==> flow/design.v <==
module conv1_buf #(
    parameter WIDTH     = 28,
    parameter HEIGHT    = 28,
    parameter DATA_BITS = 8
)(
    input                        clk,
    input                        rst_n,
    input                        valid_in,
    input  signed [DATA_BITS-1:0] data_in,
    output wire signed [DATA_BITS-1:0] data_out_0,  data_out_1,  data_out_2,  data_out_3,  data_out_4,
    output wire signed [DATA_BITS-1:0] data_out_5,  data_out_6,  data_out_7,  data_out_8,  data_out_9,
    output wire signed [DATA_BITS-1:0] data_out_10, data_out_11, data_out_12, data_out_13, data_out_14,
    output wire signed [DATA_BITS-1:0] data_out_15, data_out_16, data_out_17, data_out_18, data_out_19,
    output wire signed [DATA_BITS-1:0] data_out_20, data_out_21, data_out_22, data_out_23, data_out_24,
    output reg                   valid_out_buf
);
    reg [DATA_BITS-1:0] line1_regs [0:WIDTH-1];
    reg [DATA_BITS-1:0] line2_regs [0:WIDTH-1];
    reg [DATA_BITS-1:0] line3_regs [0:WIDTH-1];
    reg [DATA_BITS-1:0] line4_regs [0:WIDTH-1];
    reg [DATA_BITS-1:0] s0[0:4], s1[0:4], s2[0:4], s3[0:4], s4[0:4];
    reg [$clog2(WIDTH)-1:0]  col_cnt;
    reg [$clog2(HEIGHT)-1:0] row_cnt;
    integer i;
    always @(posedge clk) begin
        if (!rst_n) begin
            col_cnt <= 0;
            row_cnt <= 0;
            valid_out_buf <= 0; 
            for (i = 0; i < 5; i = i + 1) begin
                s0[i] <= 0; s1[i] <= 0; s2[i] <= 0; s3[i] <= 0; s4[i] <= 0;
            end
        end else if (valid_in) begin
            line4_regs[col_cnt] <= line3_regs[col_cnt];
            line3_regs[col_cnt] <= line2_regs[col_cnt];
            line2_regs[col_cnt] <= line1_regs[col_cnt];
            line1_regs[col_cnt] <= data_in;
            s4[0] <= line4_regs[col_cnt]; s4[1] <= s4[0]; s4[2] <= s4[1]; s4[3] <= s4[2]; s4[4] <= s4[3];
            s3[0] <= line3_regs[col_cnt]; s3[1] <= s3[0]; s3[2] <= s3[1]; s3[3] <= s3[2]; s3[4] <= s3[3];
            s2[0] <= line2_regs[col_cnt]; s2[1] <= s2[0]; s2[2] <= s2[1]; s2[3] <= s2[2]; s2[4] <= s2[3];
            s1[0] <= line1_regs[col_cnt]; s1[1] <= s1[0]; s1[2] <= s1[1]; s1[3] <= s1[2]; s1[4] <= s1[3];
            s0[0] <= data_in;             s0[1] <= s0[0]; s0[2] <= s0[1]; s0[3] <= s0[2]; s0[4] <= s0[3];
            if (col_cnt == WIDTH - 1) begin
                col_cnt <= 0;
                if (row_cnt == HEIGHT - 1) row_cnt <= 0;
                else row_cnt <= row_cnt + 1;
            end else begin
                col_cnt <= col_cnt + 1;
            end
            valid_out_buf <= (row_cnt >= 4) && (col_cnt >= 4 && col_cnt <= 27);
        end else begin
            valid_out_buf <= 1'b0;
        end
    end
    assign {data_out_0,  data_out_1,  data_out_2,  data_out_3,  data_out_4}  = {s4[4],s4[3],s4[2],s4[1],s4[0]};
    assign {data_out_5,  data_out_6,  data_out_7,  data_out_8,  data_out_9}  = {s3[4],s3[3],s3[2],s3[1],s3[0]};
    assign {data_out_10, data_out_11, data_out_12, data_out_13, data_out_14} = {s2[4],s2[3],s2[2],s2[1],s2[0]};
    assign {data_out_15, data_out_16, data_out_17, data_out_18, data_out_19} = {s1[4],s1[3],s1[2],s1[1],s1[0]};
    assign {data_out_20, data_out_21, data_out_22, data_out_23, data_out_24} = {s0[4],s0[3],s0[2],s0[1],s0[0]};
endmodule
module conv1_calc (
    input                       clk,
    input                       rst_n,
    input                       valid_out_buf,
    input    signed   [7:0]           data_out_0, data_out_1, data_out_2, data_out_3, data_out_4,
                                data_out_5, data_out_6, data_out_7, data_out_8, data_out_9,
                                data_out_10, data_out_11, data_out_12, data_out_13, data_out_14,
                                data_out_15, data_out_16, data_out_17, data_out_18, data_out_19,
                                data_out_20, data_out_21, data_out_22, data_out_23, data_out_24,
    output reg  signed [11:0]          conv_out_1, conv_out_2, conv_out_3,
    output reg                  valid_out_calc
);
    localparam P_STAGES = 7;  
       wire signed [7:0] b1 = 8'sh88;
       wire signed [7:0] b2 = 8'sh00;
       wire signed [7:0] b3 = 8'sh00;
    function signed [7:0] get_w1(input [4:0] addr);
        case(addr)
            5'd00: get_w1 = 8'sh00; 5'd01: get_w1 = 8'shcd; 5'd02: get_w1 = 8'shf9; 5'd03: get_w1 = 8'shef; 5'd04: get_w1 = 8'sh07; 
            5'd05: get_w1 = 8'sh43; 5'd06: get_w1 = 8'shef; 5'd07: get_w1 = 8'shdd; 5'd08: get_w1 = 8'shee; 5'd09: get_w1 = 8'sh13; 
            5'd10: get_w1 = 8'sh31; 5'd11: get_w1 = 8'sh38; 5'd12: get_w1 = 8'sh34; 5'd13: get_w1 = 8'sh19; 5'd14: get_w1 = 8'shfe; 
            5'd15: get_w1 = 8'sh11; 5'd16: get_w1 = 8'sh0c; 5'd17: get_w1 = 8'shfe; 5'd18: get_w1 = 8'shc8; 5'd19: get_w1 = 8'shb3; 
            5'd20: get_w1 = 8'shf0; 5'd21: get_w1 = 8'she1; 5'd22: get_w1 = 8'sh10; 5'd23: get_w1 = 8'sh3c; 5'd24: get_w1 = 8'sh7f; 
            default: get_w1 = 8'sh00;
        endcase
    endfunction
    function signed [7:0] get_w2(input [4:0] addr);
        case(addr)
            5'd00: get_w2 = 8'sh1e; 5'd01: get_w2 = 8'sh26; 5'd02: get_w2 = 8'sh24; 5'd03: get_w2 = 8'sh2e; 5'd04: get_w2 = 8'she6; 
            5'd05: get_w2 = 8'sh1b; 5'd06: get_w2 = 8'she2; 5'd07: get_w2 = 8'sh01; 5'd08: get_w2 = 8'sh21; 5'd09: get_w2 = 8'sh01; 
            5'd10: get_w2 = 8'sh2b; 5'd11: get_w2 = 8'shff; 5'd12: get_w2 = 8'sh15; 5'd13: get_w2 = 8'sh04; 5'd14: get_w2 = 8'sh0d; 
            5'd15: get_w2 = 8'sh0f; 5'd16: get_w2 = 8'she5; 5'd17: get_w2 = 8'she9; 5'd18: get_w2 = 8'shde; 5'd19: get_w2 = 8'sh2d; 
            5'd20: get_w2 = 8'shef; 5'd21: get_w2 = 8'shf2; 5'd22: get_w2 = 8'sh00; 5'd23: get_w2 = 8'sh13; 5'd24: get_w2 = 8'sh19; 
            default: get_w2 = 8'sh00;
        endcase
    endfunction
    function signed [7:0] get_w3(input [4:0] addr);
        case(addr)
            5'd00: get_w3 = 8'sh1f; 5'd01: get_w3 = 8'sh2f; 5'd02: get_w3 = 8'sh1e; 5'd03: get_w3 = 8'sh19; 5'd04: get_w3 = 8'sh17; 
            5'd05: get_w3 = 8'sh08; 5'd06: get_w3 = 8'sh03; 5'd07: get_w3 = 8'shfa; 5'd08: get_w3 = 8'sh0e; 5'd09: get_w3 = 8'sh28; 
            5'd10: get_w3 = 8'shbb; 5'd11: get_w3 = 8'sh35; 5'd12: get_w3 = 8'sh3f; 5'd13: get_w3 = 8'sh36; 5'd14: get_w3 = 8'sh05; 
            5'd15: get_w3 = 8'shc6; 5'd16: get_w3 = 8'shd5; 5'd17: get_w3 = 8'sh04; 5'd18: get_w3 = 8'shfb; 5'd19: get_w3 = 8'shea; 
            5'd20: get_w3 = 8'sh85; 5'd21: get_w3 = 8'sh80; 5'd22: get_w3 = 8'sh80; 5'd23: get_w3 = 8'sh80; 5'd24: get_w3 = 8'sh80; 
            default: get_w3 = 8'sh00;
        endcase
    endfunction
    reg [7:0] p_s0 [0:24]; 
    reg signed [15:0] product1_s1[0:24], product2_s1[0:24], product3_s1[0:24];
    reg signed [17:0] sum1_s2[0:12], sum2_s2[0:12], sum3_s2[0:12];
    reg signed [17:0] sum1_s3[0:6],  sum2_s3[0:6],  sum3_s3[0:6];
    reg signed [17:0] sum1_s4[0:3],  sum2_s4[0:3],  sum3_s4[0:3];
    reg signed [17:0] sum1_s5[0:1],  sum2_s5[0:1],  sum3_s5[0:1];
    reg signed [18:0] sum1_s6, sum2_s6, sum3_s6;
    reg [P_STAGES-1:0] valid_pipe;
    integer i;  
    always @(posedge clk) begin
        if (!rst_n) begin
            valid_pipe <= 0;
            valid_out_calc <= 0;
            conv_out_1 <= 0;
            conv_out_2 <= 0;
            conv_out_3 <= 0;
            for (i=0; i<25; i=i+1) begin p_s0[i] <= 0; product1_s1[i] <= 0; product2_s1[i] <= 0; product3_s1[i] <= 0; end
            for (i=0; i<13; i=i+1) begin sum1_s2[i] <= 0; sum2_s2[i] <= 0; sum3_s2[i] <= 0; end
            for (i=0; i<7; i=i+1)  begin sum1_s3[i] <= 0; sum2_s3[i] <= 0; sum3_s3[i] <= 0; end
            for (i=0; i<4; i=i+1)  begin sum1_s4[i] <= 0; sum2_s4[i] <= 0; sum3_s4[i] <= 0; end
            for (i=0; i<2; i=i+1)  begin sum1_s5[i] <= 0; sum2_s5[i] <= 0; sum3_s5[i] <= 0; end
            sum1_s6 <= 0; sum2_s6 <= 0; sum3_s6 <= 0;
        end else begin
            valid_pipe <= {valid_pipe[P_STAGES-2:0], valid_out_buf};
            valid_out_calc <= valid_pipe[P_STAGES-1];
            if (valid_out_buf) begin
                p_s0[0] <= data_out_0; p_s0[1] <= data_out_1; p_s0[2] <= data_out_2; p_s0[3] <= data_out_3; p_s0[4] <= data_out_4;
                p_s0[5] <= data_out_5; p_s0[6] <= data_out_6; p_s0[7] <= data_out_7; p_s0[8] <= data_out_8; p_s0[9] <= data_out_9;
                p_s0[10] <= data_out_10; p_s0[11] <= data_out_11; p_s0[12] <= data_out_12; p_s0[13] <= data_out_13; p_s0[14] <= data_out_14;
                p_s0[15] <= data_out_15; p_s0[16] <= data_out_16; p_s0[17] <= data_out_17; p_s0[18] <= data_out_18; p_s0[19] <= data_out_19;
                p_s0[20] <= data_out_20; p_s0[21] <= data_out_21; p_s0[22] <= data_out_22; p_s0[23] <= data_out_23; p_s0[24] <= data_out_24;
            end
            for (i = 0; i < 25; i = i + 1) begin
                product1_s1[i] <= $signed(p_s0[i]) * get_w1(i);
                product2_s1[i] <= $signed(p_s0[i]) * get_w2(i);
                product3_s1[i] <= $signed(p_s0[i]) * get_w3(i);
            end
            for (i = 0; i < 12; i = i + 1) begin
                sum1_s2[i] <= product1_s1[2*i] + product1_s1[2*i+1];
                sum2_s2[i] <= product2_s1[2*i] + product2_s1[2*i+1];
                sum3_s2[i] <= product3_s1[2*i] + product3_s1[2*i+1];
            end
            sum1_s2[12] <= product1_s1[24]; sum2_s2[12] <= product2_s1[24]; sum3_s2[12] <= product3_s1[24];
            for (i = 0; i < 6; i = i + 1) begin
                sum1_s3[i] <= sum1_s2[2*i] + sum1_s2[2*i+1];
                sum2_s3[i] <= sum2_s2[2*i] + sum2_s2[2*i+1];
                sum3_s3[i] <= sum3_s2[2*i] + sum3_s2[2*i+1];
            end
            sum1_s3[6] <= sum1_s2[12]; sum2_s3[6] <= sum2_s2[12]; sum3_s3[6] <= sum3_s2[12];
            sum1_s4[0] <= sum1_s3[0] + sum1_s3[1]; sum1_s4[1] <= sum1_s3[2] + sum1_s3[3]; sum1_s4[2] <= sum1_s3[4] + sum1_s3[5]; sum1_s4[3] <= sum1_s3[6];
            sum2_s4[0] <= sum2_s3[0] + sum2_s3[1]; sum2_s4[1] <= sum2_s3[2] + sum2_s3[3]; sum2_s4[2] <= sum2_s3[4] + sum2_s3[5]; sum2_s4[3] <= sum2_s3[6];
            sum3_s4[0] <= sum3_s3[0] + sum3_s3[1]; sum3_s4[1] <= sum3_s3[2] + sum3_s3[3]; sum3_s4[2] <= sum3_s3[4] + sum3_s3[5]; sum3_s4[3] <= sum3_s3[6];
            sum1_s5[0] <= sum1_s4[0] + sum1_s4[1]; sum1_s5[1] <= sum1_s4[2] + sum1_s4[3];
            sum2_s5[0] <= sum2_s4[0] + sum2_s4[1]; sum2_s5[1] <= sum2_s4[2] + sum2_s4[3];
            sum3_s5[0] <= sum3_s4[0] + sum3_s4[1]; sum3_s5[1] <= sum3_s4[2] + sum3_s4[3];
            sum1_s6 <= sum1_s5[0] + sum1_s5[1];
            sum2_s6 <= sum2_s5[0] + sum2_s5[1];
            sum3_s6 <= sum3_s5[0] + sum3_s5[1];
            if (valid_pipe[P_STAGES-1]) begin
                conv_out_1 <= ($signed(sum1_s6) >>> 7) + b1;
                conv_out_2 <= ($signed(sum2_s6) >>> 7) + b2;
                conv_out_3 <= ($signed(sum3_s6) >>> 7) + b3;
            end 
        end
    end
endmodule
 module conv1_layer (
   input clk,
   input rst_n,
   input valid_in,
   input signed [7:0] data_in,
   output signed [11:0] conv_out_1, conv_out_2, conv_out_3,
   output valid_out_conv
 );
 wire signed [7:0] data_out_0, data_out_1, data_out_2, data_out_3, data_out_4,
  data_out_5, data_out_6, data_out_7, data_out_8, data_out_9,
  data_out_10, data_out_11, data_out_12, data_out_13, data_out_14,
  data_out_15, data_out_16, data_out_17, data_out_18, data_out_19,
  data_out_20, data_out_21, data_out_22, data_out_23, data_out_24;
 wire valid_out_buf;
 conv1_buf #(.WIDTH(28), .HEIGHT(28), .DATA_BITS(8)) conv1_buf(
   .clk(clk),
   .rst_n(rst_n),
   .valid_in(valid_in),
   .data_in(data_in),
   .data_out_0(data_out_0),
   .data_out_1(data_out_1),
   .data_out_2(data_out_2),
   .data_out_3(data_out_3),
   .data_out_4(data_out_4),
   .data_out_5(data_out_5),
   .data_out_6(data_out_6),
   .data_out_7(data_out_7),
   .data_out_8(data_out_8),
   .data_out_9(data_out_9),
   .data_out_10(data_out_10),
   .data_out_11(data_out_11),
   .data_out_12(data_out_12),
   .data_out_13(data_out_13),
   .data_out_14(data_out_14),
   .data_out_15(data_out_15),
   .data_out_16(data_out_16),
   .data_out_17(data_out_17),
   .data_out_18(data_out_18),
   .data_out_19(data_out_19),
   .data_out_20(data_out_20),
   .data_out_21(data_out_21),
   .data_out_22(data_out_22),
   .data_out_23(data_out_23),
   .data_out_24(data_out_24),
   .valid_out_buf(valid_out_buf)
 );
 conv1_calc conv1_calc(
   .clk(clk),
   .rst_n(rst_n),
   .valid_out_buf(valid_out_buf),
   .data_out_0(data_out_0),
   .data_out_1(data_out_1),
   .data_out_2(data_out_2),
   .data_out_3(data_out_3),
   .data_out_4(data_out_4),
   .data_out_5(data_out_5),
   .data_out_6(data_out_6),
   .data_out_7(data_out_7),
   .data_out_8(data_out_8),
   .data_out_9(data_out_9),
   .data_out_10(data_out_10),
   .data_out_11(data_out_11),
   .data_out_12(data_out_12),
   .data_out_13(data_out_13),
   .data_out_14(data_out_14),
   .data_out_15(data_out_15),
   .data_out_16(data_out_16),
   .data_out_17(data_out_17),
   .data_out_18(data_out_18),
   .data_out_19(data_out_19),
   .data_out_20(data_out_20),
   .data_out_21(data_out_21),
   .data_out_22(data_out_22),
   .data_out_23(data_out_23),
   .data_out_24(data_out_24),
   .conv_out_1(conv_out_1),
   .conv_out_2(conv_out_2),
   .conv_out_3(conv_out_3),
   .valid_out_calc(valid_out_conv)
 );
 endmodule
# Step by step through the tools: conv1_layer
# Tool output for the design above, in the order of the flow.
# Lines are those of the file above, counted from 1.
# Operators: Yosys type, input widths -> output width; for muxes data width and select width s.
# Library cell names are shortened.
setup:
  top_module: "conv1_layer"
  clock_port: "clk"
  library: "sky130hd"
  lib_corner: "tt_025C_1v80"

# Word level
# Yosys after proc, flatten, opt, wreduce and memory -nomap, before mapping. Print and check cells are not counted.
# Yosys's memory passes give these memory sizes; they may raise the number of words (mostly to a power of two), join words into wider ones and drop unused or constant bits.
op_classes:
  n_addsub: 81
  multipliers: 59
  cmp: 3
  n_eq: 2
  muxes: 20
  n_reduce_logical: 5
op_table:
  columns: ["operator", "n"]
  rows:
  - ["$mul 8x6->14 const B", 21]
  - ["$mul 8x7->15 const B", 10]
  - ["$mul 8x5->13 const B", 11]
  - ["$mul 8x8->16 const B", 5]
  - ["$add 18x18->18", 28]
  - ["$add 16x16->17", 28]
  - ["$mul 8x4->12 const B", 9]
  - ["$mul 8x3->11 const B", 3]
  - ["$mux 8", 8]
  - ["$add 18x18->19", 3]
  - ["$mux 5", 10]
  - ["$add 18x14->18", 2]
  - ["$add 18x16->18", 2]
  - ["$neg 8->9", 4]
  - ["$add 16x10->17", 2]
  - ["$add 16x8->17", 2]
  - ["$neg 8->15", 2]
  - ["$add 15x18->18", 1]
  - ["$add 12x16->17", 1]
  - ["$add 16x11->17", 1]
  - ["$neg 8->16", 1]
  - ["$add 12x8->12 const B", 1]
  - ["$neg 8->12", 1]
  - ["$add 5x1->5 const B", 2]
  - ["$ge 5x3->1 const B", 2]
  - ["$eq 5x5->1 const B", 2]
  - ["$le 5x5->1 const B", 1]
  - ["$reduce_and 2->1", 2]
# Other operator kinds: 3; their cells: 5.
bits:
  regBits: 2906
  ramBits: 896
  clocked_rd_ports_x_width: 32
  memories: 4
  inputBits: 11
  out_inout_bits: 37
  elab_cells: 385
memory_table:
  columns: ["name", "size", "word_bits", "read_ports", "write_ports", "line", "source"]
  rows:
  - ["conv1_buf.line1_regs", 28, 8, 1, 1, 17, "reg [DATA_BITS-1:0] line1_regs [0:WIDTH-1];"]
  - ["conv1_buf.line2_regs", 28, 8, 1, 1, 18, "reg [DATA_BITS-1:0] line2_regs [0:WIDTH-1];"]
  - ["conv1_buf.line3_regs", 28, 8, 1, 1, 19, "reg [DATA_BITS-1:0] line3_regs [0:WIDTH-1];"]
  - ["conv1_buf.line4_regs", 28, 8, 1, 1, 20, "reg [DATA_BITS-1:0] line4_regs [0:WIDTH-1];"]

# Longest topological paths
# Longest topological path by Yosys (ltp), each cell counted once; first at word level (registers and memories cut), then after technology mapping (sequential cells cut; the memories' decode and read muxes count).
depth:
  ltp_word: 4
  abc_area: 0
  mapped_depth: 19
  ltp_nobuf: 19

# Mapped cells and area
# The flow's flattened synthesis, as Yosys stat reports it; memories are mapped. The netlist is that of the ABC_AREA named above (0 if unset); the other value can give another one.
# Totals and module areas in this step are rounded.
by_type:
  columns: ["cell_type", "n", "type_area_um2"]
  rows:
  - ["dfxtp_1", 2640, 5.29E+04]
  - ["ha_1", 2361, 2.95E+04]
  - ["edfxtp_1", 896, 2.69E+04]
  - ["fa_1", 593, 1.19E+04]
  - ["nor2_1", 2263, 8.49E+03]
  - ["xnor2_1", 690, 6.04E+03]
  - ["inv_1", 1578, 5.92E+03]
  - ["mux4_2", 248, 5.59E+03]
  - ["mux2i_1", 463, 4.63E+03]
  - ["xor2_1", 509, 4.46E+03]
  - ["a21o_1", 524, 3.93E+03]
  - ["a21oi_1", 764, 3.82E+03]
  - ["and2_1", 509, 3.18E+03]
  - ["o21ai_0", 582, 2.91E+03]
  - ["nor2b_1", 375, 2346]
  - ["nand2_1", 544, 2.04E+03]
  - ["nor3_1", 400, 2001.92]
  - ["o21a_1", 228, 1.71E+03]
# Not listed: further types 71, cells in them 2050.
synth_totals:
  stdcells: 18217
  synth_area_um2: 191900
  seq_area_um2: 79760
  ff_cells: 3536
# The figures by module come from a second, unflattened synthesis with its own total; it is not the netlist above.
hier_totals:
  hier_cells: 18923
  area_unflattened_um2: 195800
# Each row is one instance without its submodules.
modules:
  columns: ["mod", "instances", "n_cells", "area_um2", "mod_seq_area_um2"]
  rows:
  - ["conv1_calc", 1, 16384, 152900, 48530]
  - ["conv1_buf", 1, 2539, 42880, 31230]
  - ["conv1_layer", 1, 0, 0.0, 0.0]

# Path before layout
# OpenSTA on the mapped netlist: ideal clock, no wires. The path of least setup slack (recovery checks aside). Input and output delay are each 20% of the period. Register names are those of the netlist, which keeps one name where synthesis merged equal registers.
synth_path:
  path_kind: "register -> register"
  start: "reg conv1_calc.p_s0[24][7]"
  end: "reg (no name shown)"
  tclk_ps: 5000
  setup_time_ps: 128
  t_arrival_ps: 4956
  t_required_ps: 4872
  slack_ps: -84
  delay_ps: 5084
  path_stages: 20
  path_buffers: 2
  synth_period_reached_ps: 5084
# "delay_ps" is the arrival time less input delay plus setup time.
# "path_stages": output pins that drive a net of the path, with the launching flip-flop's if there is one; two outputs of one cell count as two.
# "synth_period_reached_ps" = period - worst setup slack (recovery checks aside). The figure is calculated, with input and output delays left at 20% of the set period.
# The rows between start and end are the longest chain of elaborated cells between them; the timing report does not say that the signal goes this way. Where chains are equally long, one stands for them.
# Each line given opens the expression or statement behind the cell; cells for indexed reads and writes are added by Yosys, which also makes memories of some case tables.
synth_between:
  cell_sequence: "dfxtp_1 -> clkbuf_1 -> buf_1 -> inv_1 -> ha_1 -> xnor2_1 -> fa_1 -> inv_1 -> fa_1 -> inv_1 -> fa_1 -> inv_1 -> ha_1 -> a21o_1 -> a21o_1 -> a21o_1 -> a21o_1 -> a31oi_1 -> xnor2_1 -> nor2_1"
  elab_chain_cells: 1
  cone_cells: 1
  lines_between: 1
  classes_between: "mul: 1"
synth_lines:
  columns: ["element", "line", "source"]
  rows:
  - ["start, declared", 107, "reg [7:0] p_s0 [0:24];"]
  - ["start, assigned", 123, null]
  - ["start, assigned", 137, "p_s0[20] <= data_out_20; p_s0[21] <= data_out_21; p_s0[22] <= data_out_22; p_s0[23] <= data_out_23; p_s0[24] < ..."]
  - ["$mul 8x8->16", 140, null]
  - ["end, assigned", 123, null]
  - ["end, assigned", 140, null]
  - ["end, declared", 108, null]

# Path in the finished layout
# Path of least setup slack in the final report of job 1 (OpenROAD, finished layout, wires in). Where an end is a register, its clock arrival counts in the times.
# The report prints the path's times to 10 ps; the period is as set.
layout_path:
  path_kind: "register -> register"
  start: "reg conv1_calc.p_s0[3][4]"
  end: "reg (no name shown)"
  tclk_ps: 5000
  setup_time_ps: 100
  t_arrival_ps: 5540
  t_required_ps: 5910
  slack_ps: 370
  path_stages: 17
  path_buffers: 0
# The rows between start and end are the longest chain of elaborated cells between them; the timing report does not say that the signal goes this way. Where chains are equally long, one stands for them.
layout_between:
  cell_sequence: "dfxtp_1 -> inv_1 -> fa_1 -> inv_1 -> fa_1 -> inv_1 -> fa_1 -> inv_1 -> ha_1 -> ha_1 -> a21oi_1 -> o21ai_0 -> a2111oi_0 -> nor3_1 -> a31oi_1 -> xnor2_1 -> and2_1"
  elab_chain_cells: 1
  cone_cells: 1
  lines_between: 1
  classes_between: "mul: 1"
layout_lines:
  columns: ["element", "line", "source"]
  rows:
  - ["start, declared", 107, "reg [7:0] p_s0 [0:24];"]
  - ["start, assigned", 123, null]
  - ["start, assigned", 133, "p_s0[0] <= data_out_0; p_s0[1] <= data_out_1; p_s0[2] <= data_out_2; p_s0[3] <= data_out_3; p_s0[4] <= data_ou ..."]
  - ["$mul 8x6->14", 140, null]
  - ["end, assigned", 123, null]
  - ["end, assigned", 140, null]
  - ["end, declared", 108, null]

Memo
Re: implementation data of conv1_layer

conv1_layer through Yosys and OpenROAD on sky130hd: 3 stored runs, unordered, with their settings and measured results. The constraints put input and output delay at 20% of the set period each and load the outputs with 0.01 pF.
"timing.achieved_period_ps" means the clock period less the worst setup slack. The figure is calculated, with input and output delays left at 20% of the set period.
"timing.worst_path_ps" means the part of the period allowed to the worst setup path (the constraints hold back 20% at inputs and 20% at outputs) less its slack; where the path has registers, the arrival times of their clocks count too.
By "fin_power_mw" is meant OpenSTA's value without simulated activity: inputs other than the clock are taken to toggle once in ten clock periods, and the tool carries that through the logic.
"timing.worst_path_ps" is given in steps of 10 ps.
Results are given in rounded form.

--- job 1 ---
==> flow/run.sh <==
#!/bin/bash
# the make line also repeats the synthesis and layout settings of config.mk as NAME=value (left out here)
make -C /OpenROAD-flow-scripts/flow DESIGN_CONFIG=/design/flow/config.mk WORK_HOME=/design/flow/orfs CLKGATE_MAP_FILE= finish
==> flow/config.mk <==
export PLATFORM = sky130hd
export DESIGN_NAME = conv1_layer
export DESIGN_NICKNAME = conv1_layer
export VERILOG_FILES = /design/flow/design.v
export SDC_FILE = /design/flow/constraint.sdc
export NUM_CORES = 4
export LEC_CHECK = 0
export ABC_AREA = 0
export CAP_MARGIN = 40
export CELL_PAD_IN_SITES_DETAIL_PLACEMENT = 1
export CELL_PAD_IN_SITES_GLOBAL_PLACEMENT = 3
export CORE_MARGIN = 2
export CORE_UTILIZATION = 40
export GPL_ROUTABILITY_DRIVEN = 0
export GPL_TIMING_DRIVEN = 1
export MAX_ROUTING_LAYER = met4
export MIN_ROUTING_LAYER = met2
export PLACE_DENSITY_LB_ADDON = 0.03
export SLEW_MARGIN = 20
==> flow/constraint.sdc <==
create_clock -name core_clock -period 5.0 [get_ports {clk}]
set_input_delay 1.0000 -clock core_clock [delete_from_list [all_inputs] [get_ports {clk}]]
set_output_delay 1.0000 -clock core_clock [all_outputs]
set_load 0.01 [all_outputs]

==> results, as YAML <==
results:
  timing.achieved_period_ps: 4625
  yosys.chip_area_um2: 191900
  hold_worst_slack_ps: 403
  total_die_area_um2: 485200
  worstSetupSlack_ps: 375
  setup_tns_ps: 0
  timing.worst_path_ps: 4630
  timing.worst_path_kind: "register -> register"
  fin_power_mw: 63.07
  finalUtil_pct: 45.3
  cell_area_final_um2: 216700

--- job 2 ---
==> flow/run.sh <==
#!/bin/bash
# the make line also repeats the synthesis and layout settings of config.mk as NAME=value (left out here)
make -C /OpenROAD-flow-scripts/flow DESIGN_CONFIG=/design/flow/config.mk WORK_HOME=/design/flow/orfs CLKGATE_MAP_FILE= finish
==> flow/config.mk <==
export PLATFORM = sky130hd
export DESIGN_NAME = conv1_layer
export DESIGN_NICKNAME = conv1_layer
export VERILOG_FILES = /design/flow/design.v
export SDC_FILE = /design/flow/constraint.sdc
export NUM_CORES = 4
export LEC_CHECK = 0
export CAP_MARGIN = 20
export CORE_MARGIN = 2
export CORE_UTILIZATION = 32
export SLEW_MARGIN = 20
==> flow/constraint.sdc <==
create_clock -name core_clock -period 4.61 [get_ports {clk}]
set_input_delay 0.9220 -clock core_clock [delete_from_list [all_inputs] [get_ports {clk}]]
set_output_delay 0.9220 -clock core_clock [all_outputs]
set_load 0.01 [all_outputs]

==> results, as YAML <==
results:
  timing.achieved_period_ps: 4367
  yosys.chip_area_um2: 191900
  hold_worst_slack_ps: 402
  total_die_area_um2: 605800
  worstSetupSlack_ps: 243
  setup_tns_ps: 0
  timing.worst_path_ps: 4370
  timing.worst_path_kind: "register -> register"
  fin_power_mw: 65.81
  finalUtil_pct: 36.2
  cell_area_final_um2: 216200

--- job 3 ---
==> flow/run.sh <==
#!/bin/bash
# the make line also repeats the synthesis and layout settings of config.mk as NAME=value (left out here)
make -C /OpenROAD-flow-scripts/flow DESIGN_CONFIG=/design/flow/config.mk WORK_HOME=/design/flow/orfs CLKGATE_MAP_FILE= finish
==> flow/config.mk <==
export PLATFORM = sky130hd
export DESIGN_NAME = conv1_layer
export DESIGN_NICKNAME = conv1_layer
export VERILOG_FILES = /design/flow/design.v
export SDC_FILE = /design/flow/constraint.sdc
export NUM_CORES = 4
export LEC_CHECK = 0
export CAP_MARGIN = 20
export CORE_MARGIN = 2
export CORE_UTILIZATION = 40
export SLEW_MARGIN = 20
==> flow/constraint.sdc <==
create_clock -name core_clock -period 5.0 [get_ports {clk}]
set_input_delay 1.0000 -clock core_clock [delete_from_list [all_inputs] [get_ports {clk}]]
set_output_delay 1.0000 -clock core_clock [all_outputs]
set_load 0.01 [all_outputs]

==> results, as YAML <==
results:
  timing.achieved_period_ps: 4554
  yosys.chip_area_um2: 191900
  hold_worst_slack_ps: 416
  total_die_area_um2: 485200
  worstSetupSlack_ps: 446
  setup_tns_ps: 0
  timing.worst_path_ps: 4550
  timing.worst_path_kind: "register -> register"
  fin_power_mw: 60.37
  finalUtil_pct: 44.8
  cell_area_final_um2: 213900
